==> flow/design.v <==
module top (
    input clk,                   
    input mode,                  
    input song,                  
    input plus,                  
    input minus,                 
    input rst,                   
    input set,                   
    input refer,                 
    input player1,               
    input player2,               
    output reg [8:0] rope,       
    output reg [1:0] sel,        
    output reg [1:0] ledr,       
    output reg [1:0] ledg,       
    output reg [1:0] ledb,       
    output reg [3:0] ledop,      
    output reg [7:0] segdata1,   
    output reg [7:0] segdata0,   
    output reg [7:0] seg,        
    output reg [7:0] sel8,       
    output reg ledplayer1,       
    output reg ledplayer2,       
    output reg buzzer,           
    output reg round_indicator_1, 
    output reg round_indicator_2 
);
wire playsong;                   
wire song_pulse;                 
wire mode_pulse;                 
wire plus_pulse;                 
wire minus_pulse;                
wire set_pulse;                  
wire refer_pulse;                
wire player1_pulse;              
wire player2_pulse;              
wire [1:0] led_slowgreen;        
wire [3:0] led_midyellow;        
wire [1:0] led_fastred;          
wire [8:0] led_rope_afk1;        
wire [1:0] led_win_afk1;         
wire [1:0] led_test_afk1;        
wire [8:0] led_rope_afk2;        
wire [1:0] led_win_afk2;         
wire [1:0] led_test_afk2;        
reg gameoverflag;                    
reg win1;                        
reg win2;                        
reg draw;                        
reg winflag_1;                   
reg winflag_2;                   
reg buzzerflag;                  
reg [1:0] modereg;               
reg [3:0] cycle;                 
reg [2:0] scan;                  
reg [3:0] score1;                
reg [3:0] score2;                
reg [3:0] win;                   
reg [3:0] now_round_reg1;        
reg [3:0] now_round_reg0;        
reg [7:0] secreg;                
reg [3:0] secreg1;               
reg [3:0] secreg0;               
reg [7:0] sec;                   
reg [3:0] sec1;                  
reg [3:0] sec0;                  
reg [4:0] now_round;             
reg [1:0] cntdownsec;            
reg [1:0] buzzer_gameover_1;     
reg [3:0] buzzer_gameover_8;     
reg [3:0] next_state;            
reg [3:0] current_state;         
reg [63:0] dispseg;              
reg [23:0] flick_cnt_1Hz;        
reg [23:0] flick_cnt_2Hz;        
reg [22:0] flick_cnt_4Hz_1;      
reg [22:0] flick_cnt_4Hz_2;      
reg [22:0] flick_cnt_4_33Hz;     
reg [23:0] buzzer_cnt_1Hz;       
reg [22:0] buzzer_cnt_4Hz;       
reg [25:0] buzzer_cnt_0_5Hz;     
reg [23:0] countdown_1Hz;        
reg [23:0] win_cnt_2Hz;          
parameter init              = 4'd0;
parameter time_set          = 4'd1;
parameter round_set         = 4'd2;
parameter finish_setting    = 4'd3;
parameter counting_down     = 4'd4;
parameter gaming            = 4'd5;
parameter check             = 4'd6;
parameter gameover          = 4'd7;
debounce mode_debounce (                               
    .clk (clk),
    .rst (rst),
    .key (mode),
    .key_pulse (mode_pulse)
);
debounce song_debounce (                               
    .clk (clk),
    .rst (rst),
    .key (song),
    .key_pulse (song_pulse)
);
debounce sec_plus_debounce (                               
    .clk (clk),
    .rst (rst),
    .key (plus),
    .key_pulse (plus_pulse)
);
debounce sec_minus_debounce (                               
    .clk (clk),
    .rst (rst),
    .key (minus),
    .key_pulse (minus_pulse)
);
debounce set_debounce (                               
    .clk (clk),
    .rst (rst),
    .key (set),
    .key_pulse (set_pulse)
);
debounce refer_debounce (                               
    .clk (clk),
    .rst (rst),
    .key (refer),
    .key_pulse (refer_pulse)
);
debounce player1_debounce (                               
    .clk (clk),
    .rst (rst),
    .key (player1),
    .key_pulse (player1_pulse)
);
debounce player2_debounce (                               
    .clk (clk),
    .rst (rst),
    .key (player2),
    .key_pulse (player2_pulse)
);
breath_led_slow greenslow (
    .clk(clk),
    .rst(rst),
    .ledslow1(led_slowgreen[0]),
    .ledslow2(led_slowgreen[1])
);
breath_led_mid yellowmid (
    .clk(clk),
    .rst(rst),
    .ledmid11(led_midyellow[0]),
    .ledmid12(led_midyellow[1]),
    .ledmid21(led_midyellow[2]),
    .ledmid22(led_midyellow[3])
);
breath_led_fast redfast (
    .clk(clk),
    .rst(rst),
    .ledfast1(led_fastred[0]),
    .ledfast2(led_fastred[1])
);
breath_led_afk1 afk1(
    .clk(clk),
    .rst(rst),
    .ledafkrope(led_rope_afk1),
    .ledafk1(led_win_afk1[0]),
    .ledafk2(led_win_afk1[1]),
    .ledafk3(led_test_afk1[0]),
    .ledafk4(led_test_afk1[1])
);
breath_led_afk2 afk2(
    .clk(clk),
    .rst(rst),
    .ledafkrope(led_rope_afk2),
    .ledafk1(led_win_afk2[0]),
    .ledafk2(led_win_afk2[1]),
    .ledafk3(led_test_afk2[0]),
    .ledafk4(led_test_afk2[1])
);
playsongs bgm(
    .clk(clk),
    .rst(gameoverflag),
    .song(song_pulse),
    .buzzer(playsong)
);
always @(posedge clk or negedge rst)
begin
    if(!rst)
    begin
        ledop[1] <= 0;
        current_state <= init;
    end
    else
    begin
        current_state <= next_state;
        ledop[1] <= 1;
    end
end
always @(posedge clk)
begin
    case(current_state)
    init:   next_state <= time_set;
    time_set:
    begin
        if(set_pulse)
        next_state <= round_set;
    end
    round_set:
    begin
        if(set_pulse)
        next_state <= finish_setting;
    end
    finish_setting:
    begin
        if(refer_pulse)
        next_state <= counting_down;
    end
    counting_down:
    begin
        if(cntdownsec == 0)
        next_state <= gaming;
    end
    gaming:
    begin
        if(secreg > 0)
        begin
            if(rope[0] || rope[8])
            next_state <= check;
        end
        else
        next_state<= check;
    end
    check:
    begin
        if((score1 == win)|| (score2 == win))
        next_state <= gameover;
        else
        begin
            if(refer_pulse)
            next_state <= counting_down;
        end
    end
    gameover:
    begin
        next_state <= gameover;
    end
    endcase
end
always @(posedge clk)
begin
    case(current_state)
    init:
    begin
        score1  <= 0;
        score2  <= 0;
        win1    <= 0;
        win2    <= 0;
        now_round<=1;
        draw    <= 0;
    end
    gaming:
    begin
        if      (rope[0])   begin win1 <= 1; win2 <= 0; end
        else if (rope[8])   begin win1 <= 0; win2 <= 1; end
        else if ((rope[0]||rope[1]||rope[2]||rope[3])&&(secreg == 0)) begin win1 <= 1; win2 <= 0; end
        else if ((rope[5]||rope[6]||rope[7]||rope[8])&&(secreg == 0)) begin win1 <= 0; win2 <= 1; end
        else if (rope[4]&&(secreg == 0)) begin draw <= 1; end
    end
    check:
    begin
        if      (win1)  begin score1 <= score1 + 1; now_round <= now_round + 1; win1 <= 0; end
        else if (win2)  begin score2 <= score2 + 1; now_round <= now_round + 1; win2 <= 0; end
        else if (draw)  begin now_round <= now_round + 1; draw <= 0; end
    end
    default:
    begin
        win1 <= 0;
        win2 <= 0;
    end
    endcase
end
always @(posedge clk)
begin
    case(current_state)
    init:
    begin
        ledr    <= 2'b00;
        ledg    <= 2'b11;
        ledb    <= 2'b11;
    end
    time_set:
    begin
    if(set_pulse)  
    begin
        ledr[1] <= 1;
        ledg[1] <= 0;
    end
    end
    round_set:
    begin
    if(set_pulse)  
    begin
        ledr[0] <= 1;
        ledg[0] <= 0;
    end  
    end
    finish_setting:
    begin
        if(refer_pulse)
        begin
            ledr <= 2'b11;
            ledg <= 2'b11;
            ledb <= 2'b11;
            flick_cnt_4Hz_1 <= 0;
        end
    end
    counting_down:
    begin
        if(flick_cnt_4Hz_1 >= 3_000)
        begin
            ledr <= ~ledr;
            ledg <= ~ledg;
            ledb <= ~ledb;
            flick_cnt_4Hz_1 <= 0;
        end
        else flick_cnt_4Hz_1 <= flick_cnt_4Hz_1 + 1;
        if(cntdownsec == 0)
        begin
            ledr <= 2'b11;
            ledg <= 2'b11;
            ledb <= 2'b11;
        end
    end
    gaming:
    begin
        if(rope[4])
        begin
            ledg[0] <= led_slowgreen[0];
            ledg[1] <= led_slowgreen[1];
            ledr[1] <= 1;
            ledr[0] <= 1;
        end
        else if(rope[2]||rope[3]||rope[5]||rope[6])
        begin
            ledg[0] <= led_midyellow[0];
            ledr[0] <= led_midyellow[1];
            ledg[1] <= led_midyellow[2];
            ledr[1] <= led_midyellow[3];
        end
        else if(rope[0]||rope[1]||rope[7]||rope[8])
        begin
            ledg[0] <= 1;
            ledg[1] <= 1;
            ledr[0] <= led_fastred[0];
            ledr[1] <= led_fastred[1];
        end
    end
    default:
    begin
        ledr    <= 2'b11;
        ledg    <= 2'b11;
        ledb    <= 2'b11;
        flick_cnt_4Hz_1 <= 0;
    end
    endcase
end
always @(posedge clk)
begin
    case(current_state)
    init:
    begin
        sec     <= 5;
        win     <= 1;
    end
    time_set:
    begin
        if(plus_pulse)  
        begin
            if (sec >= 95)
            sec <= 5;
            else
            sec <= sec + 5;
        end
        if(minus_pulse)  
        begin
            if (sec <= 5)
            sec <= 95;
            else
            sec <= sec - 5;
        end
    end
    round_set:
    begin
        if(plus_pulse)  
        begin
            if(win == 9) win <= 1;
            else win <= win + 1;
        end
        if(minus_pulse)  
        begin
            if(win == 1) win <= 9;
            else win <= win - 1;
        end
    end
    default: begin win <= win; end
    endcase
end
always @(posedge clk)
begin
    case(current_state)
    init:
    begin
        ledop[3] <= 1;
        ledop[2] <= 1;
        ledop[0] <= 1;
    end
    time_set:
    begin
        if(set) ledop[0] <= 1;
        else    ledop[0] <= 0;
        if(plus)ledop[2] <= 1;
        else    ledop[2] <= 0;
        if(minus)ledop[3] <= 1;
        else    ledop[3] <= 0;
    end
    round_set:
    begin
        if(set) ledop[0] <= 1;
        else    ledop[0] <= 0;
        if(plus)ledop[2] <= 1;
        else    ledop[2] <= 0;
        if(minus)ledop[3] <= 1;
        else    ledop[3] <= 0;
    end
    default:
    begin
        ledop[3] <= 1;
        ledop[2] <= 1;
        ledop[0] <= 1;
    end
    endcase
end
always @(posedge clk)
begin
    case(current_state)
    counting_down:
    begin
        if(flick_cnt_1Hz >= 12_000)
        begin
            cntdownsec <= cntdownsec - 1;
            flick_cnt_1Hz <= 0;
        end
        else flick_cnt_1Hz <= flick_cnt_1Hz + 1;
    end
    default:
    begin
        flick_cnt_1Hz <= 0;
        cntdownsec <= 3;
    end
    endcase
end
always @(posedge clk)
begin
    case(current_state)
    init: countdown_1Hz <= 0;
    counting_down:
    begin
        secreg <= sec;
    end
    gaming:
    begin
        if(countdown_1Hz >= 12_000)
        begin
            countdown_1Hz <= 0;
            secreg <= secreg - 1;
        end
        else countdown_1Hz <= countdown_1Hz + 1;
    end
    check:
    begin
        if(rope[0]||rope[8])    secreg <= secreg;
        if(secreg == 0)         secreg <= secreg;
    end
    endcase
end
always @(posedge clk)
begin
    if(current_state == init)
    begin
        sec1    <= 0;
        sec0    <= 0;
        secreg1 <= 0;
        secreg0 <= 0;
        now_round_reg1 <= 0;
        now_round_reg0 <= 0;
    end
    sec0 <= sec % 10;
    sec1 <= sec / 10;
    secreg0 <= secreg % 10;
    secreg1 <= secreg / 10;
    now_round_reg0 <= now_round % 10;
    now_round_reg1 <= now_round / 10;
end
always @(posedge clk)
begin
    case(current_state)
    init:
    begin
        sel <= 2'b11;
        flick_cnt_2Hz <= 0;
    end
    time_set:
    begin
        if(flick_cnt_2Hz>=6_000)
        begin
            sel <= ~sel;
            flick_cnt_2Hz <= 0;
        end
        else flick_cnt_2Hz <= flick_cnt_2Hz + 1;
    end
    round_set:
    begin
    sel[0] <= 1;
    if(flick_cnt_2Hz>=6_000)
        begin
            sel[1] <= ~sel[1];
            flick_cnt_2Hz <= 0;
        end
    else flick_cnt_2Hz <= flick_cnt_2Hz + 1;
    end
    finish_setting: sel <= 2'b00;
    counting_down: sel <= 2'b10;
    gaming: sel <= 2'b00;
    endcase
end
always @(posedge clk)
begin
    case(current_state)
    init: dispseg <= 64'h0;
    time_set:
    begin
    case(sec0)
        0: segdata0 <= 8'h3f;
        5: segdata0 <= 8'h6d;
    endcase
    case(sec1)
        0: segdata1 <= 8'h3f;
        1: segdata1 <= 8'h06;
        2: segdata1 <= 8'h5b;
        3: segdata1 <= 8'h4f;
        4: segdata1 <= 8'h66;
        5: segdata1 <= 8'h6d;
        6: segdata1 <= 8'h7d;
        7: segdata1 <= 8'h07;
        8: segdata1 <= 8'h7f;
        9: segdata1 <= 8'h6f;
    endcase
    end
    round_set:
    begin
    case(win)
        1: segdata1 <= 8'h06;
        2: segdata1 <= 8'h5b;
        3: segdata1 <= 8'h4f;
        4: segdata1 <= 8'h66;
        5: segdata1 <= 8'h6d;
        6: segdata1 <= 8'h7d;
        7: segdata1 <= 8'h07;
        8: segdata1 <= 8'h7f;
        9: segdata1 <= 8'h6f;
    endcase
    end
    finish_setting:
    begin
    case(sec0)
        0: segdata0 <= 8'h3f;
        5: segdata0 <= 8'h6d;
    endcase
    case(sec1)
        0: segdata1 <= 8'h3f;
        1: segdata1 <= 8'h06;
        2: segdata1 <= 8'h5b;
        3: segdata1 <= 8'h4f;
        4: segdata1 <= 8'h66;
        5: segdata1 <= 8'h6d;
        6: segdata1 <= 8'h7d;
        7: segdata1 <= 8'h07;
        8: segdata1 <= 8'h7f;
        9: segdata1 <= 8'h6f;
    endcase
    case(win)
    1:
    begin
        dispseg[63:56] <= 8'h06;     
        dispseg[55:48] <= 8'h40;     
        dispseg[47:40] <= 8'h3f;     
        dispseg[39:32] <= 8'h3f;     
        dispseg[31:24] <= 8'h3f;     
        dispseg[23:16] <= 8'h40;     
        dispseg[15:8]  <= 8'h40;     
        dispseg[7:0]   <= 8'h3f;     
    end
    2:
    begin
        dispseg[63:56] <= 8'h5b;     
        dispseg[55:48] <= 8'h40;     
        dispseg[47:40] <= 8'h3f;     
        dispseg[39:32] <= 8'h3f;     
        dispseg[31:24] <= 8'h3f;     
        dispseg[23:16] <= 8'h40;     
        dispseg[15:8]  <= 8'h40;     
        dispseg[7:0]   <= 8'h3f;     
    end
    3:
    begin
        dispseg[63:56] <= 8'h4f;     
        dispseg[55:48] <= 8'h40;     
        dispseg[47:40] <= 8'h3f;     
        dispseg[39:32] <= 8'h3f;     
        dispseg[31:24] <= 8'h3f;     
        dispseg[23:16] <= 8'h40;     
        dispseg[15:8]  <= 8'h40;     
        dispseg[7:0]   <= 8'h3f;     
    end
    4:
    begin
        dispseg[63:56] <= 8'h66;     
        dispseg[55:48] <= 8'h40;     
        dispseg[47:40] <= 8'h3f;     
        dispseg[39:32] <= 8'h3f;     
        dispseg[31:24] <= 8'h3f;     
        dispseg[23:16] <= 8'h40;     
        dispseg[15:8]  <= 8'h40;     
        dispseg[7:0]   <= 8'h3f;     
    end
    5:
    begin
        dispseg[63:56] <= 8'h6d;     
        dispseg[55:48] <= 8'h40;     
        dispseg[47:40] <= 8'h3f;     
        dispseg[39:32] <= 8'h3f;     
        dispseg[31:24] <= 8'h3f;     
        dispseg[23:16] <= 8'h40;     
        dispseg[15:8]  <= 8'h40;     
        dispseg[7:0]   <= 8'h3f;     
    end
    6:
    begin
        dispseg[63:56] <= 8'h7d;     
        dispseg[55:48] <= 8'h40;     
        dispseg[47:40] <= 8'h3f;     
        dispseg[39:32] <= 8'h3f;     
        dispseg[31:24] <= 8'h3f;     
        dispseg[23:16] <= 8'h40;     
        dispseg[15:8]  <= 8'h40;     
        dispseg[7:0]   <= 8'h3f;     
    end
    7:
    begin
        dispseg[63:56] <= 8'h07;     
        dispseg[55:48] <= 8'h40;     
        dispseg[47:40] <= 8'h3f;     
        dispseg[39:32] <= 8'h3f;     
        dispseg[31:24] <= 8'h3f;     
        dispseg[23:16] <= 8'h40;     
        dispseg[15:8]  <= 8'h40;     
        dispseg[7:0]   <= 8'h3f;     
    end
    8:
    begin
        dispseg[63:56] <= 8'h7f;     
        dispseg[55:48] <= 8'h40;     
        dispseg[47:40] <= 8'h3f;     
        dispseg[39:32] <= 8'h3f;     
        dispseg[31:24] <= 8'h3f;     
        dispseg[23:16] <= 8'h40;     
        dispseg[15:8]  <= 8'h40;     
        dispseg[7:0]   <= 8'h3f;     
    end
    9:
    begin
        dispseg[63:56] <= 8'h6f;     
        dispseg[55:48] <= 8'h40;     
        dispseg[47:40] <= 8'h3f;     
        dispseg[39:32] <= 8'h3f;     
        dispseg[31:24] <= 8'h3f;     
        dispseg[23:16] <= 8'h40;     
        dispseg[15:8]  <= 8'h40;     
        dispseg[7:0]   <= 8'h3f;     
    end
    endcase
    end
    counting_down:
    begin
    case(now_round_reg1)
        0: dispseg[47:40] <=8'h3f;
        1: dispseg[47:40] <=8'h06;
        2: dispseg[47:40] <=8'h5b;
        3: dispseg[47:40] <=8'h4f;
        4: dispseg[47:40] <=8'h66;
        5: dispseg[47:40] <=8'h6d;
        6: dispseg[47:40] <=8'h7d;
        7: dispseg[47:40] <=8'h07;
        8: dispseg[47:40] <=8'h7f;
        9: dispseg[47:40] <=8'h6f;
    endcase
    case(now_round_reg0)
        0: dispseg[39:32] <=8'h3f;
        1: dispseg[39:32] <=8'h06;
        2: dispseg[39:32] <=8'h5b;
        3: dispseg[39:32] <=8'h4f;
        4: dispseg[39:32] <=8'h66;
        5: dispseg[39:32] <=8'h6d;
        6: dispseg[39:32] <=8'h7d;
        7: dispseg[39:32] <=8'h07;
        8: dispseg[39:32] <=8'h7f;
        9: dispseg[39:32] <=8'h6f;
    endcase
    case(cntdownsec)   
        3: segdata0 <= 8'h4f;
        2: segdata0 <= 8'h5b;
        1: segdata0 <= 8'h06;
        0: segdata0 <= 8'h3f;
    endcase
    end
    gaming:
    begin
    case(secreg0)
        0: segdata0 <= 8'h3f;
        1: segdata0 <= 8'h06;
        2: segdata0 <= 8'h5b;
        3: segdata0 <= 8'h4f;
        4: segdata0 <= 8'h66;
        5: segdata0 <= 8'h6d;
        6: segdata0 <= 8'h7d;
        7: segdata0 <= 8'h07;
        8: segdata0 <= 8'h7f;
        9: segdata0 <= 8'h6f;
    endcase
    case(secreg1)
        0: segdata1 <= 8'h3f;
        1: segdata1 <= 8'h06;
        2: segdata1 <= 8'h5b;
        3: segdata1 <= 8'h4f;
        4: segdata1 <= 8'h66;
        5: segdata1 <= 8'h6d;
        6: segdata1 <= 8'h7d;
        7: segdata1 <= 8'h07;
        8: segdata1 <= 8'h7f;
        9: segdata1 <= 8'h6f;
    endcase
    end
    check:
    begin
    case(score1)
        0: dispseg[31:24] <= 8'h3f;
        1: dispseg[31:24] <= 8'h06;
        2: dispseg[31:24] <= 8'h5b;
        3: dispseg[31:24] <= 8'h4f;
        4: dispseg[31:24] <= 8'h66;
        5: dispseg[31:24] <= 8'h6d;
        6: dispseg[31:24] <= 8'h7d;
        7: dispseg[31:24] <= 8'h07;
        8: dispseg[31:24] <= 8'h7f;
        9: dispseg[31:24] <= 8'h6f;
    endcase
    case(score2)
        0: dispseg[7 : 0] <= 8'h3f;
        1: dispseg[7 : 0] <= 8'h06;
        2: dispseg[7 : 0] <= 8'h5b;
        3: dispseg[7 : 0] <= 8'h4f;
        4: dispseg[7 : 0] <= 8'h66;
        5: dispseg[7 : 0] <= 8'h6d;
        6: dispseg[7 : 0] <= 8'h7d;
        7: dispseg[7 : 0] <= 8'h07;
        8: dispseg[7 : 0] <= 8'h7f;
        9: dispseg[7 : 0] <= 8'h6f;
    endcase
    end
    gameover:
    begin
    if(score1 == win)
    begin
        dispseg[63:56] <= 8'h7d;
        dispseg[55:48] <= 8'h7d;
        dispseg[47:40] <= 8'h7d;
        dispseg[39:32] <= 8'h7d;
        dispseg[31:24] <= 8'h38;
        dispseg[23:16] <= 8'h3f;
        dispseg[15:8]  <= 8'h6d;
        dispseg[7:0]   <= 8'h79;
    end
    if(score2 == win)
    begin
        dispseg[63:56] <= 8'h38;
        dispseg[55:48] <= 8'h3f;
        dispseg[47:40] <= 8'h6d;
        dispseg[39:32] <= 8'h79;
        dispseg[31:24] <= 8'h7d;
        dispseg[23:16] <= 8'h7d;
        dispseg[15:8]  <= 8'h7d;
        dispseg[7:0]   <= 8'h7d;
    end
    end
    endcase
end
always @(posedge clk)
begin
    if(current_state >= finish_setting)
    begin
        scan <= scan + 1;
        case(scan)
        3'd0: begin sel8 <= 8'b1111_1110; seg <= dispseg[7:0]; end
        3'd1: begin sel8 <= 8'b1111_1101; seg <= dispseg[15:8]; end
        3'd2: begin sel8 <= 8'b1111_1011; seg <= dispseg[23:16]; end
        3'd3: begin sel8 <= 8'b1111_0111; seg <= dispseg[31:24]; end
        3'd4: begin sel8 <= 8'b1110_1111; seg <= dispseg[39:32]; end
        3'd5: begin sel8 <= 8'b1101_1111; seg <= dispseg[47:40]; end
        3'd6: begin sel8 <= 8'b1011_1111; seg <= dispseg[55:48]; end
        3'd7: begin sel8 <= 8'b0111_1111; seg <= dispseg[63:56]; end
        endcase
    end
    else sel8 <= 8'b1111_1111;
    if(current_state == init)
    begin
        scan <= 0;
        seg  <= 8'h00;
    end
end
always @(posedge clk)
begin
    case(current_state)
    init:
    begin
        flick_cnt_4_33Hz <= 0;
        cycle <= 1;
        winflag_2 <= 0;
        flick_cnt_4Hz_2 <= 0;
        rope <= 9'b0000_0_0000;
    end
    time_set:
    begin
        if      (modereg == 2'b00) rope <= led_rope_afk1;
        else if (modereg == 2'b01)
        begin
            rope[8:5] <= led_rope_afk2[8:5];
            rope[3:0] <= led_rope_afk2[3:0];
            rope[4] <= led_rope_afk2[4];
        end
        else if (modereg == 2'b10) rope <= 9'b1111_1_1111;
        else if (modereg == 2'b11) rope <= 9'b0000_0_0000;
    end
    round_set:
    begin
        if      (modereg == 2'b00) rope <= led_rope_afk1;
        else if (modereg == 2'b01)
        begin
            rope[8:5] <= led_rope_afk2[8:5];
            rope[3:0] <= led_rope_afk2[3:0];
            rope[4] <= led_rope_afk2[4];
        end
        else if (modereg == 2'b10) rope <= 9'b1111_1_1111;
        else if (modereg == 2'b11) rope <= 9'b0000_0_0000;
    end
    finish_setting: rope <= 9'b0000_0_0000;
    counting_down:
    begin
        if (flick_cnt_4_33Hz >= 2_769)
        begin
            cycle <= cycle + 1;
            flick_cnt_4_33Hz <= 0;
        end
        else flick_cnt_4_33Hz <= flick_cnt_4_33Hz + 1;
        case(cycle)
            1: rope <= 9'b1000_0_0001;
            2: rope <= 9'b0100_0_0010;
            3: rope <= 9'b0010_0_0100;
            4: rope <= 9'b0001_0_1000;
            5: rope <= 9'b0000_1_0000;
            6: rope <= 9'b0001_0_1000;
            7: rope <= 9'b0010_0_0100;
            8: rope <= 9'b0100_0_0010;
            9: rope <= 9'b1000_0_0001;
            10:rope <= 9'b0100_0_0010;
            11:rope <= 9'b0010_0_0100;
            12:rope <= 9'b0001_0_1000;
            13:rope <= 9'b0000_1_0000;
        endcase
    end
    gaming:
    begin
        if(player1_pulse) rope <= {rope[7:0],rope[8]};
        if(player2_pulse) rope <= {rope[0],rope[8:1]};
    end
    check:
    begin
        if((score1==win || score2==win )) winflag_2 <= 1;
        rope <= rope;
        flick_cnt_4_33Hz <= 0;
        cycle <= 1;
    end
    gameover:
    begin
        if((score1==win || score2==win ) && (winflag_2 == 1))
        begin
            rope <= 9'b0101_0_1010;
            winflag_2 <= 0;
        end
        if(flick_cnt_4Hz_2 >= 3_000)
        begin
            rope <= ~rope;
            flick_cnt_4Hz_2 <= 0;
        end
        else flick_cnt_4Hz_2 <= flick_cnt_4Hz_2 + 1;
    end
    default:
    begin
        flick_cnt_4_33Hz <= 0;
        cycle <= 1;
    end
    endcase
end
always @(posedge clk)
begin
    case(current_state)
    time_set:
    begin
        if(set_pulse||plus_pulse||minus_pulse||buzzerflag)
        begin
            if(buzzer_cnt_4Hz <= 1_500)
            begin
                buzzerflag <= 1;
                buzzer <= 1;
                buzzer_cnt_4Hz <= buzzer_cnt_4Hz + 1;
            end
            else
            begin
                buzzerflag <= 0;
                buzzer <= 0;
                buzzer_cnt_4Hz <= 0;
            end
        end
    end
    round_set:
    begin
        if(plus_pulse||minus_pulse||buzzerflag)
        begin
            if(buzzer_cnt_4Hz <= 1_500)
            begin
                buzzerflag <= 1;
                buzzer <= 1;
                buzzer_cnt_4Hz <= buzzer_cnt_4Hz + 1;
            end
            else
            begin
                buzzerflag <= 0;
                buzzer <= 0;
                buzzer_cnt_4Hz <= 0;
            end
        end
        if(set_pulse) buzzerflag <= 1;
    end
    finish_setting:
    begin
        if(buzzer_cnt_4Hz <= 1_500 && buzzerflag == 1)
        begin
            buzzerflag <= 1;
            buzzer <= 1;
            buzzer_cnt_4Hz <= buzzer_cnt_4Hz + 1;
        end
        else
        begin
            buzzerflag <= 0;
            buzzer <= 0;
            buzzer_cnt_4Hz <= 0;
        end
    end
    counting_down:
    begin
        if(buzzer_cnt_1Hz >= 6_000)
        begin
            buzzer <= ~buzzer;
            buzzer_cnt_1Hz <= 0;
        end
        else buzzer_cnt_1Hz <= buzzer_cnt_1Hz + 1;
    end
    check:
    begin
        if((score1==win || score2==win )) winflag_1 <= 1;
        if(buzzer_cnt_4Hz >= 1_500 && buzzer_gameover_8 < 8)
        begin
            buzzer <= ~buzzer;
            buzzer_cnt_4Hz <= 0;
            buzzer_gameover_8 <= buzzer_gameover_8 + 1;
        end
        else buzzer_cnt_4Hz <= buzzer_cnt_4Hz + 1;
    end
    gameover:
    begin
        if((score1==win || score2==win ) && (winflag_1 == 1))
        begin
            buzzer <= ~buzzer;
            winflag_1 <= 0;
        end
        if(buzzer_cnt_0_5Hz >= 24_000 && buzzer_gameover_1 < 1)
        begin
            buzzer <= ~buzzer;
            buzzer_cnt_0_5Hz <= 0;
            gameoverflag <= 1;
            buzzer_gameover_1 <= buzzer_gameover_1 + 1;
        end
        else buzzer_cnt_0_5Hz <= buzzer_cnt_0_5Hz + 1;
        if(buzzer_gameover_1 == 1)  buzzer <= playsong;
    end
    default:
    begin
        buzzer <= 0;
        buzzer_gameover_8 <= 0;
        buzzer_gameover_1 <= 0;
        buzzer_cnt_4Hz <= 0;
        buzzer_cnt_0_5Hz <= 0;
        winflag_1 <= 0;
        buzzerflag <= 0;
        gameoverflag <= 0;
    end 
    endcase
    if(current_state == init) buzzer_cnt_1Hz <= 0;
end
always @(posedge clk) 
begin
    case(current_state)
    time_set:
    begin
        if(modereg == 2'b00)
        begin
            ledplayer1 <= led_win_afk1[0];  
            ledplayer2 <= led_win_afk1[1];
        end
        else if(modereg == 2'b01)
        begin
            ledplayer1 <= led_win_afk2[0];  
            ledplayer2 <= led_win_afk2[1];
        end
        else if(modereg == 2'b10)
        begin
            ledplayer1 <= 1;  
            ledplayer2 <= 1;
        end
        else if(modereg == 2'b11)
        begin
            ledplayer1 <= 0;  
            ledplayer2 <= 0;
        end
    end
    round_set:
    begin
        if(modereg == 2'b00)
        begin
            ledplayer1 <= led_win_afk1[0];  
            ledplayer2 <= led_win_afk1[1];
        end
        else if(modereg == 2'b01)
        begin
            ledplayer1 <= led_win_afk2[0];  
            ledplayer2 <= led_win_afk2[1];
        end
        else if(modereg == 2'b10)
        begin
            ledplayer1 <= 1;  
            ledplayer2 <= 1;
        end
        else if(modereg == 2'b11)
        begin
            ledplayer1 <= 0;  
            ledplayer2 <= 0;
        end
    end
    check:
    begin
        if(win_cnt_2Hz >= 3_000)
        begin
            win_cnt_2Hz <= 0;
            if(rope[0]||rope[1]||rope[2]||rope[3])
            ledplayer1 <= ~ledplayer1;
            if(rope[5]||rope[6]||rope[7]||rope[8])
            ledplayer2 <= ~ledplayer2;
        end
        else win_cnt_2Hz <= win_cnt_2Hz + 1;
    end
    gameover:
    begin
        if(win_cnt_2Hz >= 3_000)
        begin
            win_cnt_2Hz <= 0;
            if(score1 == win)
            ledplayer1 <= ~ledplayer1;
            if(score2 == win)
            ledplayer2 <= ~ledplayer2;
        end
        else win_cnt_2Hz <= win_cnt_2Hz + 1;
    end
    default:
    begin
        ledplayer1 <= 0;
        ledplayer2 <= 0;
        win_cnt_2Hz <= 0;
    end
    endcase
end
always @(posedge clk)
begin
    case(current_state)
    time_set:
    begin
        if(modereg == 2'b00)
        begin
            round_indicator_1 <= led_test_afk1[0];
            round_indicator_2 <= led_test_afk1[1];
        end
        else if(modereg == 2'b01)
        begin
            round_indicator_1 <= led_test_afk2[0];
            round_indicator_2 <= led_test_afk2[1];
        end
        else if(modereg == 2'b10)
        begin
            round_indicator_1 <= 1;
            round_indicator_2 <= 1;
        end
        else if(modereg == 2'b11)
        begin
            round_indicator_1 <= 0;
            round_indicator_2 <= 0;
        end
    end
    round_set:
    begin
        if(modereg == 2'b00)
        begin
            round_indicator_1 <= led_test_afk1[0];
            round_indicator_2 <= led_test_afk1[1];
        end
        else if(modereg == 2'b01)
        begin
            round_indicator_1 <= led_test_afk2[0];
            round_indicator_2 <= led_test_afk2[1];
        end
        else if(modereg == 2'b10)
        begin
            round_indicator_1 <= 1;
            round_indicator_2 <= 1;
        end
        else if(modereg == 2'b11)
        begin
            round_indicator_1 <= 0;
            round_indicator_2 <= 0;
        end
    end
    default:
    begin
        round_indicator_1 <= 0;
        round_indicator_2 <= 0;
    end
    endcase
end
always @(posedge clk or negedge rst)
begin
    if(!rst) modereg <= 2'b00;
    else if(mode_pulse) modereg <= modereg + 1;
end
endmodule
module debounce (clk,rst,key,key_pulse);
parameter       N  =  1;                       
input             clk;
input             rst;
input 	[N-1:0]   key;                         
output  [N-1:0]   key_pulse;                   
reg     [N-1:0]   key_rst_pre;                 
reg     [N-1:0]   key_rst;                     
wire    [N-1:0]   key_edge;                    
always @(posedge clk or negedge rst)
begin
    if (!rst) begin
        key_rst <= {N{1'b1}};                 
        key_rst_pre <= {N{1'b1}};
    end
    else begin
        key_rst <= key;                      
        key_rst_pre <= key_rst;              
    end    
end
assign key_edge = key_rst_pre & (~key_rst); 
reg	[7:0]	  cnt;                        
always @(posedge clk or negedge rst)
begin
    if(!rst)
        cnt <= 8'h0;
    else if(key_edge)
        cnt <= 8'h0;
    else
        cnt <= cnt + 1'h1;
end  
reg     [N-1:0]   key_sec_pre;                 
reg     [N-1:0]   key_sec;                    
always @(posedge clk or negedge rst)
begin
    if (!rst) 
        key_sec <= {N{1'b1}};                
    else if (cnt==8'hff)
        key_sec <= key;  
end
always @(posedge clk or negedge rst)
begin
    if (!rst)
        key_sec_pre <= {N{1'b1}};
    else                   
        key_sec_pre <= key_sec;             
end      
assign key_pulse = key_sec_pre & (~key_sec);     
endmodule
module breath_led_slow(clk,rst,ledslow1,ledslow2);
input clk;             	 
input rst;             	 
output reg ledslow1;     
output reg ledslow2;
reg [24:0] cnt1;       	 
reg [24:0] cnt2;       	 
reg flag;              	 
parameter   CNT_NUM = 40;	 
always@(posedge clk or negedge rst) begin 
	if(!rst) begin
		cnt1<=13'd0;
		end 
	else begin
		if(cnt1>=CNT_NUM-1) 
			cnt1<=1'b0;
		else 
			cnt1<=cnt1+1'b1; 
		end
	end
always@(posedge clk or negedge rst) begin 
	if(!rst) begin
		cnt2<=13'd0;
		flag<=1'b0;
	end 
	else begin
		if(cnt1==CNT_NUM-1) begin	 
			if(!flag) begin       	 
				if(cnt2>=CNT_NUM-1)	 
					flag<=1'b1;
				else
					cnt2<=cnt2+1'b1;
			end 
			else begin           	 
				if(cnt2<=0)          
					flag<=1'b0;
				else 
					cnt2<=cnt2-1'b1;
			end
		end
	else cnt2<=cnt2;   	 
	ledslow1 <= (cnt1<cnt2)?1'b0:1'b1;
	ledslow2 <= (cnt2<cnt1)?1'b0:1'b1;
	end
end
endmodule
module breath_led_mid(clk,rst,ledmid11,ledmid12,ledmid21,ledmid22);
input clk;             	 
input rst;             	 
output reg ledmid11;     
output reg ledmid12;
output reg ledmid21;
output reg ledmid22;
reg [24:0] cnt1;       	 
reg [24:0] cnt2;       	 
reg flag;              	 
parameter   CNT_NUM = 24;	 
always@(posedge clk or negedge rst) begin 
	if(!rst) begin
		cnt1<=13'd0;
		end 
	else begin
		if(cnt1>=CNT_NUM-1) 
			cnt1<=1'b0;
		else 
			cnt1<=cnt1+1'b1; 
		end
	end
always@(posedge clk or negedge rst) begin 
	if(!rst) begin
		cnt2<=13'd0;
		flag<=1'b0;
	end 
	else begin
		if(cnt1==CNT_NUM-1) begin	 
			if(!flag) begin       	 
				if(cnt2>=CNT_NUM-1)	 
					flag<=1'b1;
				else
					cnt2<=cnt2+1'b1;
			end 
			else begin           	 
				if(cnt2<=0)          
					flag<=1'b0;
				else 
					cnt2<=cnt2-1'b1;
			end
		end
	else cnt2<=cnt2;   	 
	ledmid11 <= (cnt1<cnt2)?1'b0:1'b1;
	ledmid12 <= ledmid11;
	ledmid21 <= (cnt2<cnt1)?1'b0:1'b1;
	ledmid22 <= ledmid21;
	end
end
endmodule
module breath_led_fast(clk,rst,ledfast1,ledfast2);
input clk;             	 
input rst;             	 
output reg ledfast1;     
output reg ledfast2;
reg [24:0] cnt1;       	 
reg [24:0] cnt2;       	 
reg flag;              	 
parameter   CNT_NUM = 15;	 
always@(posedge clk or negedge rst) begin 
	if(!rst) begin
		cnt1<=13'd0;
		end 
	else begin
		if(cnt1>=CNT_NUM-1) 
			cnt1<=1'b0;
		else 
			cnt1<=cnt1+1'b1; 
		end
	end
always@(posedge clk or negedge rst) begin 
	if(!rst) begin
		cnt2<=13'd0;
		flag<=1'b0;
	end 
	else begin
		if(cnt1==CNT_NUM-1) begin	 
			if(!flag) begin       	 
				if(cnt2>=CNT_NUM-1)	 
					flag<=1'b1;
				else
					cnt2<=cnt2+1'b1;
			end 
			else begin           	 
				if(cnt2<=0)          
					flag<=1'b0;
				else 
					cnt2<=cnt2-1'b1;
			end
		end
	else cnt2<=cnt2;   	 
	ledfast1 <= (cnt1<cnt2)?1'b0:1'b1;
	ledfast2 <= (cnt2<cnt1)?1'b0:1'b1;
	end
end
endmodule
module breath_led_afk1(clk,rst,ledafkrope,ledafk1,ledafk2,ledafk3,ledafk4);
input clk;             	 
input rst;             	 
output reg [8:0] ledafkrope;     
output reg ledafk1;
output reg ledafk2;
output reg ledafk3;
output reg ledafk4;
reg [24:0] cnt1;       	 
reg [24:0] cnt2;       	 
reg flag;              	 
parameter   CNT_NUM = 40;	 
always@(posedge clk or negedge rst) begin 
	if(!rst) begin
		cnt1<=13'd0;
		end 
	else begin
		if(cnt1>=CNT_NUM-1) 
			cnt1<=1'b0;
		else 
			cnt1<=cnt1+1'b1; 
		end
	end
always@(posedge clk or negedge rst) begin 
	if(!rst) begin
		cnt2<=13'd0;
		flag<=1'b0;
	end 
	else begin
		if(cnt1==CNT_NUM-1) begin	 
			if(!flag) begin       	 
				if(cnt2>=CNT_NUM-1)	 
					flag<=1'b1;
				else
					cnt2<=cnt2+1'b1;
			end 
			else begin           	 
				if(cnt2<=0)          
					flag<=1'b0;
				else 
					cnt2<=cnt2-1'b1;
			end
		end
	else cnt2<=cnt2;   	 
	ledafkrope[8] <= (cnt1<cnt2)?1'b0:1'b1;
	ledafkrope[7] <= (cnt1<cnt2)?1'b0:1'b1;
	ledafkrope[6] <= (cnt1<cnt2)?1'b0:1'b1;
	ledafkrope[5] <= (cnt1<cnt2)?1'b0:1'b1;
	ledafkrope[4] <= (cnt1<cnt2)?1'b0:1'b1;
	ledafkrope[3] <= (cnt1<cnt2)?1'b0:1'b1;
	ledafkrope[2] <= (cnt1<cnt2)?1'b0:1'b1;
	ledafkrope[1] <= (cnt1<cnt2)?1'b0:1'b1;
	ledafkrope[0] <= (cnt1<cnt2)?1'b0:1'b1;
	ledafk1 <= (cnt1<cnt2)?1'b0:1'b1;
	ledafk2 <= (cnt1<cnt2)?1'b0:1'b1;
	ledafk3 <= (cnt1<cnt2)?1'b0:1'b1;
	ledafk4 <= (cnt1<cnt2)?1'b0:1'b1;
	end
end
endmodule
module breath_led_afk2(clk,rst,ledafkrope,ledafk1,ledafk2,ledafk3,ledafk4);
input clk;             	 
input rst;             	 
output reg [8:0] ledafkrope;     
output reg ledafk1;
output reg ledafk2;
output reg ledafk3;
output reg ledafk4;
reg [24:0] cnt1;       	 
reg [24:0] cnt2;       	 
reg flag;              	 
parameter   CNT_NUM = 40;	 
always@(posedge clk or negedge rst) begin 
	if(!rst) begin
		cnt1<=13'd0;
		end 
	else begin
		if(cnt1>=CNT_NUM-1) 
			cnt1<=1'b0;
		else 
			cnt1<=cnt1+1'b1; 
		end
	end
always@(posedge clk or negedge rst) begin 
	if(!rst) begin
		cnt2<=13'd0;
		flag<=1'b0;
	end 
	else begin
		if(cnt1==CNT_NUM-1) begin	 
			if(!flag) begin       	 
				if(cnt2>=CNT_NUM-1)	 
					flag<=1'b1;
				else
					cnt2<=cnt2+1'b1;
			end 
			else begin           	 
				if(cnt2<=0)          
					flag<=1'b0;
				else 
					cnt2<=cnt2-1'b1;
			end
		end
	else cnt2<=cnt2;   	 
	ledafkrope[8] <= (cnt1<cnt2)?1'b0:1'b1;
	ledafkrope[7] <= (cnt1<cnt2)?1'b0:1'b1;
	ledafkrope[6] <= (cnt1<cnt2)?1'b0:1'b1;
	ledafkrope[5] <= (cnt1<cnt2)?1'b0:1'b1;
	ledafkrope[4] <= (cnt1>cnt2)?1'b0:1'b1;
	ledafkrope[3] <= (cnt1<cnt2)?1'b0:1'b1;
	ledafkrope[2] <= (cnt1<cnt2)?1'b0:1'b1;
	ledafkrope[1] <= (cnt1<cnt2)?1'b0:1'b1;
	ledafkrope[0] <= (cnt1<cnt2)?1'b0:1'b1;
	ledafk1 <= (cnt1>cnt2)?1'b0:1'b1;
	ledafk2 <= (cnt1>cnt2)?1'b0:1'b1;
	ledafk3 <= (cnt1>cnt2)?1'b0:1'b1;
	ledafk4 <= (cnt1>cnt2)?1'b0:1'b1;
	end
end
endmodule
module playsongs(
    input clk,
    input rst,
    input song,
    output reg buzzer
);
parameter   N_sil= 440,  
            N_do = 458,  
            N_re = 408,  
            N_mi = 364,  
            N_fa = 343,  
            N_so = 306,  
            N_la = 272,  
            N_si = 243,  
            stoptime= 11,
            dotime  = 13,
            retime  = 14,
            mitime  = 16,
            fatime  = 17,
            sotime  = 19,
            latime  = 22,
            sitime  = 24;
reg [16:0]	cnt0;	     
reg [10:0]	cnt1;	     
reg	[6 :0]	cnt2;	     
reg	[16:0]	pre_set;	 
wire[16:0]	pre_div;	 
reg	[10:0]	cishu;	     
wire[10:0]	cishu_div;	 
reg [1: 0]  flag;	     
reg	[6 :0]	YINFU;	     
always @(posedge clk or negedge rst)
begin
    if(!rst)        flag <= 2'b00;
    else if(song)   flag <= flag + 1;
end
always @(posedge clk or negedge rst)
begin
    if(!rst)                YINFU <= 66;
    else if(flag == 2'b00)  YINFU <= 66;
    else if(flag == 2'b01)  YINFU <= 48;
    else if(flag == 2'b10)  YINFU <= 36;
    else                    YINFU <= 1;
end
always @(posedge clk or negedge rst)
begin
    if(!rst)                    cnt0 <= 0;
    else if(flag == 2'b11)      cnt0 <= 0;
    else if(song)               cnt0 <= 0;
    else
    begin
        if(cnt0 == pre_set - 1) cnt0 <= 0;
        else                    cnt0 <= cnt0 + 1;
    end
end
always @(posedge clk or negedge rst)
begin
    if(!rst)                    cnt1 <= 0;
    else if(flag == 2'b11)      cnt1 <= 0;
    else if(song)               cnt1 <= 0;
    else
    begin
        if(cnt0 == pre_set - 1)
        begin
            if(cnt1 == cishu)   cnt1 <= 0;
            else                cnt1 <= cnt1 + 1;
        end
    end
end
always @(posedge clk or negedge rst)
begin
    if(!rst)                        cnt2 <= 0;
    else if(flag == 2'b11)          cnt2 <= 0;
    else if(song)                   cnt2 <= 0;
    else
    begin
        if(cnt1 == cishu && cnt0 == pre_set - 1)
        begin
            if(cnt2 == YINFU - 1)   cnt2 <= 0;
            else                    cnt2 <= cnt2 + 1;
        end
    end
end
always @(*)
begin
    case(pre_set)
        N_sil:cishu<= stoptime;
        N_do:cishu <= dotime;
        N_re:cishu <= retime;
        N_mi:cishu <= mitime;
        N_fa:cishu <= fatime;
        N_so:cishu <= sotime;
        N_la:cishu <= latime;
        N_si:cishu <= sitime;
        default:cishu <= stoptime;
    endcase
end
always @(*)
begin
    if(flag == 2'b00)
    begin
        case(cnt2)	 
            0 : pre_set <= N_mi;
            1 : pre_set <= N_mi;
            2 : pre_set <= N_fa;
            3 : pre_set <= N_so;
            4 : pre_set <= N_so;
            5 : pre_set <= N_fa;
            6 : pre_set <= N_mi;
            7 : pre_set <= N_re;
            8 : pre_set <= N_do;
            9 : pre_set <= N_do;
            10: pre_set <= N_re;
            11: pre_set <= N_mi;            
            12: pre_set <= N_mi;
            13: pre_set <= N_re;
            14: pre_set <= N_re;
            15: pre_set <= N_sil;
            16: pre_set <= N_mi;
            17: pre_set <= N_mi;
            18: pre_set <= N_fa;
            19: pre_set <= N_so;
            20: pre_set <= N_so;
            21: pre_set <= N_fa;
            22: pre_set <= N_mi;
            23: pre_set <= N_re;
            24: pre_set <= N_do;
            25: pre_set <= N_do;
            26: pre_set <= N_re;
            27: pre_set <= N_mi;
            28: pre_set <= N_re;
            29: pre_set <= N_do;
            30: pre_set <= N_do;
            31: pre_set <= N_sil;
            32: pre_set <= N_re;
            33: pre_set <= N_re;
            34: pre_set <= N_mi;
            35: pre_set <= N_do;
            36: pre_set <= N_re;
            37: pre_set <= N_mi;
            38: pre_set <= N_fa;
            39: pre_set <= N_mi;
            40: pre_set <= N_do;
            41: pre_set <= N_re;
            42: pre_set <= N_mi;
            43: pre_set <= N_fa;
            44: pre_set <= N_mi;
            45: pre_set <= N_re;
            46: pre_set <= N_do;
            47: pre_set <= N_re;
            48: pre_set <= N_so;
            49: pre_set <= N_sil;
            50: pre_set <= N_mi;
            51: pre_set <= N_mi;
            52: pre_set <= N_fa;
            53: pre_set <= N_so;
            54: pre_set <= N_so;
            55: pre_set <= N_fa;
            56: pre_set <= N_mi;
            57: pre_set <= N_re;
            58: pre_set <= N_do;
            59: pre_set <= N_do;
            60: pre_set <= N_re;
            61: pre_set <= N_mi;
            62: pre_set <= N_re;
            63: pre_set <= N_do;
            64: pre_set <= N_do;
            65: pre_set <= N_sil;
            default: pre_set <= N_sil;
        endcase
    end
    else if (flag == 2'b01)
    begin
        case(cnt2)	 
            0 : pre_set <= N_do;
            1 : pre_set <= N_do;
            2 : pre_set <= N_so;
            3 : pre_set <= N_so;
            4 : pre_set <= N_la;
            5 : pre_set <= N_la;
            6 : pre_set <= N_so;
            7 : pre_set <= N_sil;
            8 : pre_set <= N_fa;
            9 : pre_set <= N_fa;
            10: pre_set <= N_mi;
            11: pre_set <= N_mi;
            12: pre_set <= N_re;
            13: pre_set <= N_re;
            14: pre_set <= N_do;
            15: pre_set <= N_sil;
            16: pre_set <= N_so;
            17: pre_set <= N_so;
            18: pre_set <= N_fa;
            19: pre_set <= N_fa;
            20: pre_set <= N_mi;
            21: pre_set <= N_mi;
            22: pre_set <= N_re;
            23: pre_set <= N_sil;
            24: pre_set <= N_so;
            25: pre_set <= N_so;
            26: pre_set <= N_fa;
            27: pre_set <= N_fa;
            28: pre_set <= N_mi;
            29: pre_set <= N_mi;
            30: pre_set <= N_re;
            31: pre_set <= N_sil;
            32: pre_set <= N_do;
            33: pre_set <= N_do;
            34: pre_set <= N_so;
            35: pre_set <= N_so;
            36: pre_set <= N_la;
            37: pre_set <= N_la;
            38: pre_set <= N_so;
            39: pre_set <= N_sil;
            40: pre_set <= N_fa;
            41: pre_set <= N_fa;
            42: pre_set <= N_mi;
            43: pre_set <= N_mi;
            44: pre_set <= N_re;
            45: pre_set <= N_re;
            46: pre_set <= N_do;
            47: pre_set <= N_sil;
            default: pre_set <= N_sil;
        endcase
    end
    else if (flag == 2'b10)
    begin
        case(cnt2)	 
            0 : pre_set <= N_do;
            1 : pre_set <= N_re;
            2 : pre_set <= N_mi;
            3 : pre_set <= N_do;
            4 : pre_set <= N_do;
            5 : pre_set <= N_re;
            6 : pre_set <= N_mi;
            7 : pre_set <= N_do;
            8 : pre_set <= N_mi;
            9 : pre_set <= N_fa;
            10: pre_set <= N_so;
            11: pre_set <= N_sil;
            12: pre_set <= N_mi;
            13: pre_set <= N_fa;
            14: pre_set <= N_so;
            15: pre_set <= N_sil;
            16: pre_set <= N_so;
            17: pre_set <= N_la;
            18: pre_set <= N_so;
            19: pre_set <= N_fa;
            20: pre_set <= N_mi;
            21: pre_set <= N_do;
            22: pre_set <= N_so;
            23: pre_set <= N_la;
            24: pre_set <= N_so;
            25: pre_set <= N_fa;
            26: pre_set <= N_mi;
            27: pre_set <= N_do;
            28: pre_set <= N_re;
            29: pre_set <= N_so;
            30: pre_set <= N_do;
            31: pre_set <= N_sil;
            32: pre_set <= N_re;
            33: pre_set <= N_so;
            34: pre_set <= N_do;
            35: pre_set <= N_sil;
            default: pre_set <= N_sil;
        endcase
    end
    else    pre_set <= N_sil;
end
assign pre_div = pre_set / 2;
assign cishu_div = cishu * 4 / 5;
always @(posedge clk or negedge rst)
begin
    if(!rst)                    buzzer <= 0;
    else if(pre_set != N_sil)
    begin
        if(cnt1 < cishu_div)
        begin
            if(cnt0 < pre_div)  buzzer <= 0;
            else                buzzer <= 1;
        end
        else                    buzzer <= 0;
    end
    else                        buzzer <= 0;
end
endmodule
; Reports on top
; Module top before and after one edit of its RTL, step after step.
; "orig" refers to lines of the RTL above, "edited" to lines of the edited file.
; "delta": "edited" minus "orig" as printed here.
; Library cell names are shortened.
; Not given: --
[design]
top_module = top
clk_port = clk
lib = sky130hd
pvt_corner = tt_025C_1v80

; The edit
; Unified diff, file above to edited file.
; A script made this edit. It changes what the design does and was not meant as an optimisation.
; begin of diff
@@ -15,5 +15,5 @@
     output reg [1:0] ledg,       
     output reg [1:0] ledb,       
-    output reg [3:0] ledop,      
+    output reg [3:0] ledop_pad,      
     output reg [7:0] segdata1,   
     output reg [7:0] segdata0,   
@@ -26,4 +26,6 @@
     output reg round_indicator_2 
 );
+reg [3:0] ledop;
+always @(posedge clk) ledop_pad <= ledop;
 wire playsong;                   
 wire song_pulse;                 
; end of diff

; After elaboration
; Source: Yosys, flattened and elaborated, memories not mapped. Widths are those after wreduce. Registers that Yosys merges into a memory's read port (data or address) are not register bits. Print and check cells do not count.
; Memory sizes are those after Yosys's memory passes, which may raise the word count (mostly to a power of two), join words into wider ones and drop unused or constant bits.
[bits]
columns = item, orig, edited, delta
row1 = regBits, 861, 865, 4
row2 = latchBits, 0, 0, 0
row3 = mem_bits_rw, 0, 0, 0
row4 = romBits, 2048, 2048, 0
row5 = clocked_rd_ports_x_width, 0, 0, 0
row6 = mem_count, 3, 3, 0
row7 = inputBits, 10, 10, 0
row8 = out_inout_bits, 58, 58, 0
row9 = elab_cells, 908, 909, 1
[mem_list]
columns = item, orig, edited
row1 = mem_shapes, 128 x 8 bit 1R0W; 64 x 8 bit 1R0W; 64 x 8 bit 1R0W, 128 x 8 bit 1R0W; 64 x 8 bit 1R0W; 64 x 8 bit 1R0W
[classes]
columns = item, orig, edited, delta
row1 = add_sub_neg, 53, 53, 0
row2 = mul, 0, 0, 0
row3 = div, 7, 7, 0
row4 = cmp, 43, 43, 0
row5 = eq_ne, 203, 203, 0
row6 = shift, 0, 0, 0
row7 = mux, 283, 283, 0
row8 = bitwise, 52, 52, 0
row9 = reduce_logical, 127, 127, 0
[op_table]
columns = cell, orig, edited, delta
row1 = 2-to-1 mux 1 bit, 102, 102, 0
row2 = == test 4 x 3 -> 1 bit (second input constant), 41, 41, 0
row3 = inequality test 2 bit (second input constant), 34, 34, 0
row4 = NOT 1 bit, 31, 31, 0
row5 = 2-to-1 mux 4 bit, 30, 30, 0
row6 = 2-to-1 mux 8 bit, 28, 28, 0
row7 = == test 4 bit (second input constant), 22, 22, 0
row8 = == test 4 x 2 -> 1 bit (second input constant), 20, 20, 0
row9 = 2-to-1 mux 25 bit, 20, 20, 0
row10 = logical OR 1 bit, 18, 18, 0
row11 = AND 1 bit, 16, 16, 0
row12 = AND reduction 3 bit, 15, 15, 0
row13 = AND reduction 2 bit, 11, 11, 0
row14 = OR reduction 2 bit, 11, 11, 0
row15 = adder 25 x 1 -> 25 bit (second input constant), 10, 10, 0
row16 = == test 4 x 1 -> 1 bit (second input constant), 10, 10, 0
row17 = logical AND 1 bit, 9, 9, 0
row18 = zero test 4 bit, 9, 9, 0
row19 = 2-to-1 mux 23 bit, 9, 9, 0
row20 = adder 8 x 1 -> 8 bit (second input constant), 8, 8, 0
row21 = == test 8 bit (second input constant), 8, 8, 0
row22 = < comparator 25 bit, 8, 8, 0
row23 = 2-to-1 mux 17 bit, 8, 8, 0
row24 = inequality test 2 x 1 -> 1 bit (second input constant), 8, 8, 0
row25 = AND reduction 5 bit, 8, 8, 0
row26 = parallel mux 8 bit (select 10 bit), 7, 7, 0
row27 = nonzero test 3 bit, 7, 7, 0
row28 = nonzero test 4 bit, 7, 7, 0
; The list need not be complete.

; Logic depth
; Yosys ltp: most cells in a row. Word level: on the elaborated netlist, between registers, memories and ports. Mapped: between sequential cells and ports; inverters and the memories' decode and read muxes count.
[depth]
columns = item, orig, edited, delta
row1 = ltp_word, 11, 11, 0
row2 = ABC_AREA, 0, 0, --
row3 = depth_mapped, 32, 30, -2
row4 = mapped_depth_nobuf, 29, 27, -2

; Netlist
; Yosys stat after the flow's synthesis: flattened, memories mapped to cells. It holds for the ABC_AREA given above (unset counts as 0); a run with the other value may have another netlist.
[synth_totals]
columns = item, orig, edited, delta
row1 = cells, 4893, 4886, -7
row2 = mapped_area_um2, 47384.2, 47657.0, 272.8
row3 = seqArea_um2, 21827.2, 21907.3, 80.1
row4 = flip_flops, 824, 828, 4
row5 = n_buf, 176, 179, 3
[by_type]
columns = cell, orig, edited, delta
row1 = a21oi_1, 267, 219, -48
row2 = o21ai_0, 297, 327, 30
row3 = nand2_1, 370, 345, -25
row4 = nor3_1, 101, 81, -20
row5 = and3_1, 76, 90, 14
row6 = nor2b_1, 92, 79, -13
row7 = a31oi_1, 46, 35, -11
row8 = and2_1, 33, 44, 11
row9 = a211o_1, 10, 20, 10
row10 = nor3b_1, 15, 24, 9
row11 = nand3_1, 187, 195, 8
row12 = clkbuf_1, 142, 134, -8
row13 = a41oi_1, 13, 5, -8
row14 = a311oi_1, 9, 17, 8
row15 = o31a_1, 1, 9, 8
row16 = nor2_1, 514, 507, -7
row17 = nand2b_1, 76, 69, -7
row18 = or3_1, 41, 48, 7
; The list need not be complete.
; By module: a second synthesis without flattening, with its own total; a netlist apart from the flattened one above.
[hier_totals]
columns = item, orig, edited, delta
row1 = cells_unflattened, 5338, 5399, 61
row2 = hier_area_um2, 50542.2, 51035.2, 493.0
; Rows give one instance, submodules left out.
[modules_orig]
columns = mod, n_inst, cells, area_um2
row1 = top, 1, 2209, 22004.9
row2 = playsongs, 1, 680, 5337.6
row3 = breath_led_afk2, 1, 437, 3953.8
row4 = debounce, 8, 43, 490.5
row5 = breath_led_mid, 1, 422, 3901.2
row6 = breath_led_slow, 1, 425, 3842.4
row7 = breath_led_fast, 1, 397, 3803.6
row8 = breath_led_afk1, 1, 424, 3774.9
[modules_edited]
columns = mod, n_inst, cells, area_um2
row1 = top, 1, 2270, 22497.8
row2 = playsongs, 1, 680, 5337.6
row3 = breath_led_afk2, 1, 437, 3953.8
row4 = debounce, 8, 43, 490.5
row5 = breath_led_mid, 1, 422, 3901.2
row6 = breath_led_slow, 1, 425, 3842.4
row7 = breath_led_fast, 1, 397, 3803.6
row8 = breath_led_afk1, 1, 424, 3774.9

; Worst setup path after synthesis
; Source: OpenSTA report_checks on the synthesized netlist (no wires, ideal clock, input and output delay 20% of the period each), path of least setup slack; recovery checks are left aside. Register names are those of the netlist, which keeps one name where synthesis merged equal registers.
[synth_path]
columns = item, orig, edited, delta
row1 = path_kind, reg-to-reg, reg-to-reg, --
row2 = start, register bgm.cnt2[0], register bgm.cnt2[1], --
row3 = end, register bgm.buzzer, register bgm.buzzer, --
row4 = period_ns, 10.0, 10.0, 0.0
row5 = setup_ns, 0.065, 0.131, 0.066
row6 = arrival_ns, 6.302, 5.922, -0.380
row7 = path_slack_ns, 3.633, 3.947, 0.314
row8 = path_delay_ns, 6.367, 6.053, -0.314
row9 = driving_pins, 31, 30, -1
row10 = synth_period_reached_ns, 6.367, 6.053, -0.314
; "path_delay_ns" is the arrival time less input delay plus setup time.
; "driving_pins": output pins that drive a net of the path, with the launching flip-flop's if there is one; two outputs of one cell count as two.
; "synth_period_reached_ns" = period - worst setup slack (recovery checks aside). The figure is calculated, with input and output delays left at 20% of the set period.
; The rows between start and end are the longest chain of elaborated cells between them; the timing report does not say that the signal goes this way. Where chains are equally long, one stands for them.
; A line is the first line of the expression or statement that the cell stems from. Yosys adds cells for indexed reads and writes and turns some case tables into memories.
; The chain passes a memory read, where the word-level depth is cut; so it can be longer than that depth.
; At most two assigning lines are given for a register; there are more.
[synth_between_orig]
path_cell_list = dfrtp_1 clkbuf_1 clkbuf_1 inv_1 ha_1 clkbuf_1 a2111oi_0 o21ai_0 a311oi_1 inv_1 ha_1 mux2_2 and4_1 a21oi_1 inv_1 nand2_1 ha_1 nor3_1 a41oi_1 a21o_1 nand2_1 ha_1 o21a_1 o22ai_1 a211oi_1 ha_1 a21o_1 a21oi_1 o211ai_1 a41oi_1 o211a_1
elab_chain_cells = 11
cone_cells = 23
lines_between = 11
cone_classes = 1 x div; 2 x compare; 8 x eq/ne; 9 x mux; 3 x memory
[synth_lines_orig]
columns = item, line_no
row1 = from (decl), 1505  ; reg [6 :0] cnt2;
row2 = from (assign), 1552  ; if(!rst)                        cnt2 <= 0;
row3 = from (assign), 1560  ; else                    cnt2 <= cnt2 + 1;
row4 = memory (64 x 8 bit), 1708  ; case(cnt2)
row5 = 2-to-1 mux 17 bit, 1708
row6 = 2-to-1 mux 17 bit, 1706  ; else if (flag == 2'b10)
row7 = 2-to-1 mux 17 bit, 1652  ; else if (flag == 2'b01)
row8 = 2-to-1 mux 17 bit, 1580  ; if(flag == 2'b00)
row9 = == test 17 x 8 -> 1 bit, 1566  ; case(pre_set)
row10 = parallel mux 5 bit (select 7 bit), 1566
row11 = divider 13 x 3 -> 32 bit, 1751  ; assign cishu_div = cishu * 4 / 5;
row12 = < comparator 11 bit, 1757  ; if(cnt1 < cishu_div)
row13 = 2-to-1 mux 1 bit, 1757
row14 = 2-to-1 mux 1 bit, 1755  ; else if(pre_set != N_sil)
row15 = to (assign), 1754  ; if(!rst)                    buzzer <= 0;
row16 = to (assign), 1759  ; if(cnt0 < pre_div)  buzzer <= 0;
row17 = to (decl), 1485  ; output reg buzzer
[synth_between_edited]
path_cell_list = dfrtp_1 buf_2 buf_2 inv_1 ha_1 buf_2 and2_1 a211o_1 a32o_1 a32o_1 inv_1 ha_1 or3b_1 mux2_2 o21ai_1 nand2_1 ha_1 nor3b_1 nor2_1 ha_1 or3_1 a22oi_1 a21boi_0 o21ai_0 nor2_1 ha_1 o21ai_0 o21ai_0 o31a_1 o21ai_0
elab_chain_cells = 11
cone_cells = 23
lines_between = 11
cone_classes = 1 x div; 2 x compare; 8 x eq/ne; 9 x mux; 3 x memory
[synth_lines_edited]
columns = item, line_no
row1 = from (decl), 1507  ; reg [6 :0] cnt2;
row2 = from (assign), 1554  ; if(!rst)                        cnt2 <= 0;
row3 = from (assign), 1562  ; else                    cnt2 <= cnt2 + 1;
row4 = memory (64 x 8 bit), 1710  ; case(cnt2)
row5 = 2-to-1 mux 17 bit, 1710
row6 = 2-to-1 mux 17 bit, 1708  ; else if (flag == 2'b10)
row7 = 2-to-1 mux 17 bit, 1654  ; else if (flag == 2'b01)
row8 = 2-to-1 mux 17 bit, 1582  ; if(flag == 2'b00)
row9 = == test 17 x 8 -> 1 bit, 1568  ; case(pre_set)
row10 = parallel mux 5 bit (select 7 bit), 1568
row11 = divider 13 x 3 -> 32 bit, 1753  ; assign cishu_div = cishu * 4 / 5;
row12 = < comparator 11 bit, 1759  ; if(cnt1 < cishu_div)
row13 = 2-to-1 mux 1 bit, 1759
row14 = 2-to-1 mux 1 bit, 1757  ; else if(pre_set != N_sil)
row15 = to (assign), 1756  ; if(!rst)                    buzzer <= 0;
row16 = to (assign), 1761  ; if(cnt0 < pre_div)  buzzer <= 0;
row17 = to (decl), 1487  ; output reg buzzer

; Worst path after layout
; From the final timing report of the runs of pair A: the path of least setup slack in the routed layout; clock arrival at registers is part of the times.
[layout_path]
columns = item, orig, edited, delta
row1 = path_kind, reg-to-reg, reg-to-reg, --
row2 = start, register bgm.cnt2[1], register bgm.cnt2[1], --
row3 = end, register bgm.buzzer, register bgm.buzzer, --
row4 = period_ns, 7.79, 7.79, 0.00
row5 = setup_ns, 0.06, 0.13, 0.07
row6 = arrival_ns, 6.86, 7.16, 0.30
row7 = path_slack_ns, 1.51, 1.16, -0.35
row8 = driving_pins, 30, 27, -3
; The rows between start and end are the longest chain of elaborated cells between them; the timing report does not say that the signal goes this way. Where chains are equally long, one stands for them.
; The chain passes a memory read, where the word-level depth is cut; so it can be longer than that depth.
; At most two assigning lines are given for a register; there are more.
[layout_between_orig]
path_cell_list = dfrtp_1 buf_4 ha_1 ha_1 a32o_1 a221oi_1 a311oi_1 buf_4 inv_1 ha_1 mux2_2 and4_1 a21oi_1 inv_1 nand2_1 ha_1 nor3_1 a41oi_1 a21o_1 nand2_1 ha_1 o21a_1 o22ai_1 a211oi_1 ha_1 a21o_1 a21oi_1 o211ai_1 a41oi_1 o211a_1
elab_chain_cells = 11
cone_cells = 23
lines_between = 11
cone_classes = 1 x div; 2 x compare; 8 x eq/ne; 9 x mux; 3 x memory
[layout_lines_orig]
columns = item, line_no
row1 = from (decl), 1505  ; reg [6 :0] cnt2;
row2 = from (assign), 1552  ; if(!rst)                        cnt2 <= 0;
row3 = from (assign), 1560  ; else                    cnt2 <= cnt2 + 1;
row4 = memory (64 x 8 bit), 1708  ; case(cnt2)
row5 = 2-to-1 mux 17 bit, 1708
row6 = 2-to-1 mux 17 bit, 1706  ; else if (flag == 2'b10)
row7 = 2-to-1 mux 17 bit, 1652  ; else if (flag == 2'b01)
row8 = 2-to-1 mux 17 bit, 1580  ; if(flag == 2'b00)
row9 = == test 17 x 8 -> 1 bit, 1566  ; case(pre_set)
row10 = parallel mux 5 bit (select 7 bit), 1566
row11 = divider 13 x 3 -> 32 bit, 1751  ; assign cishu_div = cishu * 4 / 5;
row12 = < comparator 11 bit, 1757  ; if(cnt1 < cishu_div)
row13 = 2-to-1 mux 1 bit, 1757
row14 = 2-to-1 mux 1 bit, 1755  ; else if(pre_set != N_sil)
row15 = to (assign), 1754  ; if(!rst)                    buzzer <= 0;
row16 = to (assign), 1759  ; if(cnt0 < pre_div)  buzzer <= 0;
row17 = to (decl), 1485  ; output reg buzzer
[layout_between_edited]
path_cell_list = dfrtp_1 inv_1 ha_1 and2_1 o31ai_1 a41oi_1 a32o_1 inv_1 ha_1 or3b_1 mux2_2 o21ai_1 nand2_1 ha_1 nor3b_1 nor2_1 ha_1 or3_1 a22oi_1 a21boi_0 o21ai_0 nor2_1 ha_1 o21ai_0 o21ai_0 o31a_1 o21ai_0
elab_chain_cells = 11
cone_cells = 23
lines_between = 11
cone_classes = 1 x div; 2 x compare; 8 x eq/ne; 9 x mux; 3 x memory
[layout_lines_edited]
columns = item, line_no
row1 = from (decl), 1507  ; reg [6 :0] cnt2;
row2 = from (assign), 1554  ; if(!rst)                        cnt2 <= 0;
row3 = from (assign), 1562  ; else                    cnt2 <= cnt2 + 1;
row4 = memory (64 x 8 bit), 1710  ; case(cnt2)
row5 = 2-to-1 mux 17 bit, 1710
row6 = 2-to-1 mux 17 bit, 1708  ; else if (flag == 2'b10)
row7 = 2-to-1 mux 17 bit, 1654  ; else if (flag == 2'b01)
row8 = 2-to-1 mux 17 bit, 1582  ; if(flag == 2'b00)
row9 = == test 17 x 8 -> 1 bit, 1568  ; case(pre_set)
row10 = parallel mux 5 bit (select 7 bit), 1568
row11 = divider 13 x 3 -> 32 bit, 1753  ; assign cishu_div = cishu * 4 / 5;
row12 = < comparator 11 bit, 1759  ; if(cnt1 < cishu_div)
row13 = 2-to-1 mux 1 bit, 1759
row14 = 2-to-1 mux 1 bit, 1757  ; else if(pre_set != N_sil)
row15 = to (assign), 1756  ; if(!rst)                    buzzer <= 0;
row16 = to (assign), 1761  ; if(cnt0 < pre_div)  buzzer <= 0;
row17 = to (decl), 1487  ; output reg buzzer

; Measured runs
; Runs of the flow (Yosys, OpenROAD) on both versions; the two runs of a pair have the same settings. The constraints put input and output delay at 20% of the set period each and load the outputs with 0.01 pF.
[flow_settings_pair_A]
CORE_UTILIZATION = 40
PLACE_DENSITY = 0.6
period_ns = 7.79
CAP_MARGIN = 20
CORE_MARGIN = 2
SLEW_MARGIN = 20
[results_pair_A]
columns = item, orig, edited, delta
row1 = yosys.chip_area_um2, 47384.2, 47657.0, 272.8
row2 = design.die.area_um2, 121229.0, 121920.0, 691.0
row3 = post_route_stdcell_area_um2, 53664.0, 53784.1, 120.1
row4 = final_util_frac, 0.456, 0.455, -0.001
row5 = worst_setup_slack_ns, 1.511, 1.159, -0.352
row6 = final_setup_tns_ns, 0.000, 0.000, 0.000
row7 = timing.hold.ws_ns, 0.364, 0.324, -0.040
row8 = totalPower_uw, 14985, 15516, 531
row9 = achieved_clock_period_ns, 6.279, 6.631, 0.352
[flow_settings_pair_B]
CAP_MARGIN = 30
CELL_PAD_IN_SITES_DETAIL_PLACEMENT = 2
CORE_MARGIN = 4
CORE_UTILIZATION = 16
GPL_ROUTABILITY_DRIVEN = 1
MAX_ROUTING_LAYER = met4
SLEW_MARGIN = 0
TNS_END_PERCENT = 80
period_ns = 8.43
[results_pair_B]
columns = item, orig, edited, delta
row1 = yosys.chip_area_um2, 47384.2, 47657.0, 272.8
row2 = design.die.area_um2, 304919.0, 306650.0, 1731.0
row3 = post_route_stdcell_area_um2, 56718.1, 57048.5, 330.4
row4 = final_util_frac, 0.193, 0.192, -0.001
row5 = worst_setup_slack_ns, 0.862, 1.281, 0.419
row6 = final_setup_tns_ns, 0.000, 0.000, 0.000
row7 = timing.hold.ws_ns, 0.364, 0.329, -0.035
row8 = totalPower_uw, 14709, 15594, 885
row9 = achieved_clock_period_ns, 7.568, 7.149, -0.419
; "achieved_clock_period_ns": clock period set for the run, less the worst setup slack. It is reckoned from that one timing run; input and output delays stay at 20% of the period that was set.
; "totalPower_uw": no workload was simulated; the value follows from the tool's default switching activity.
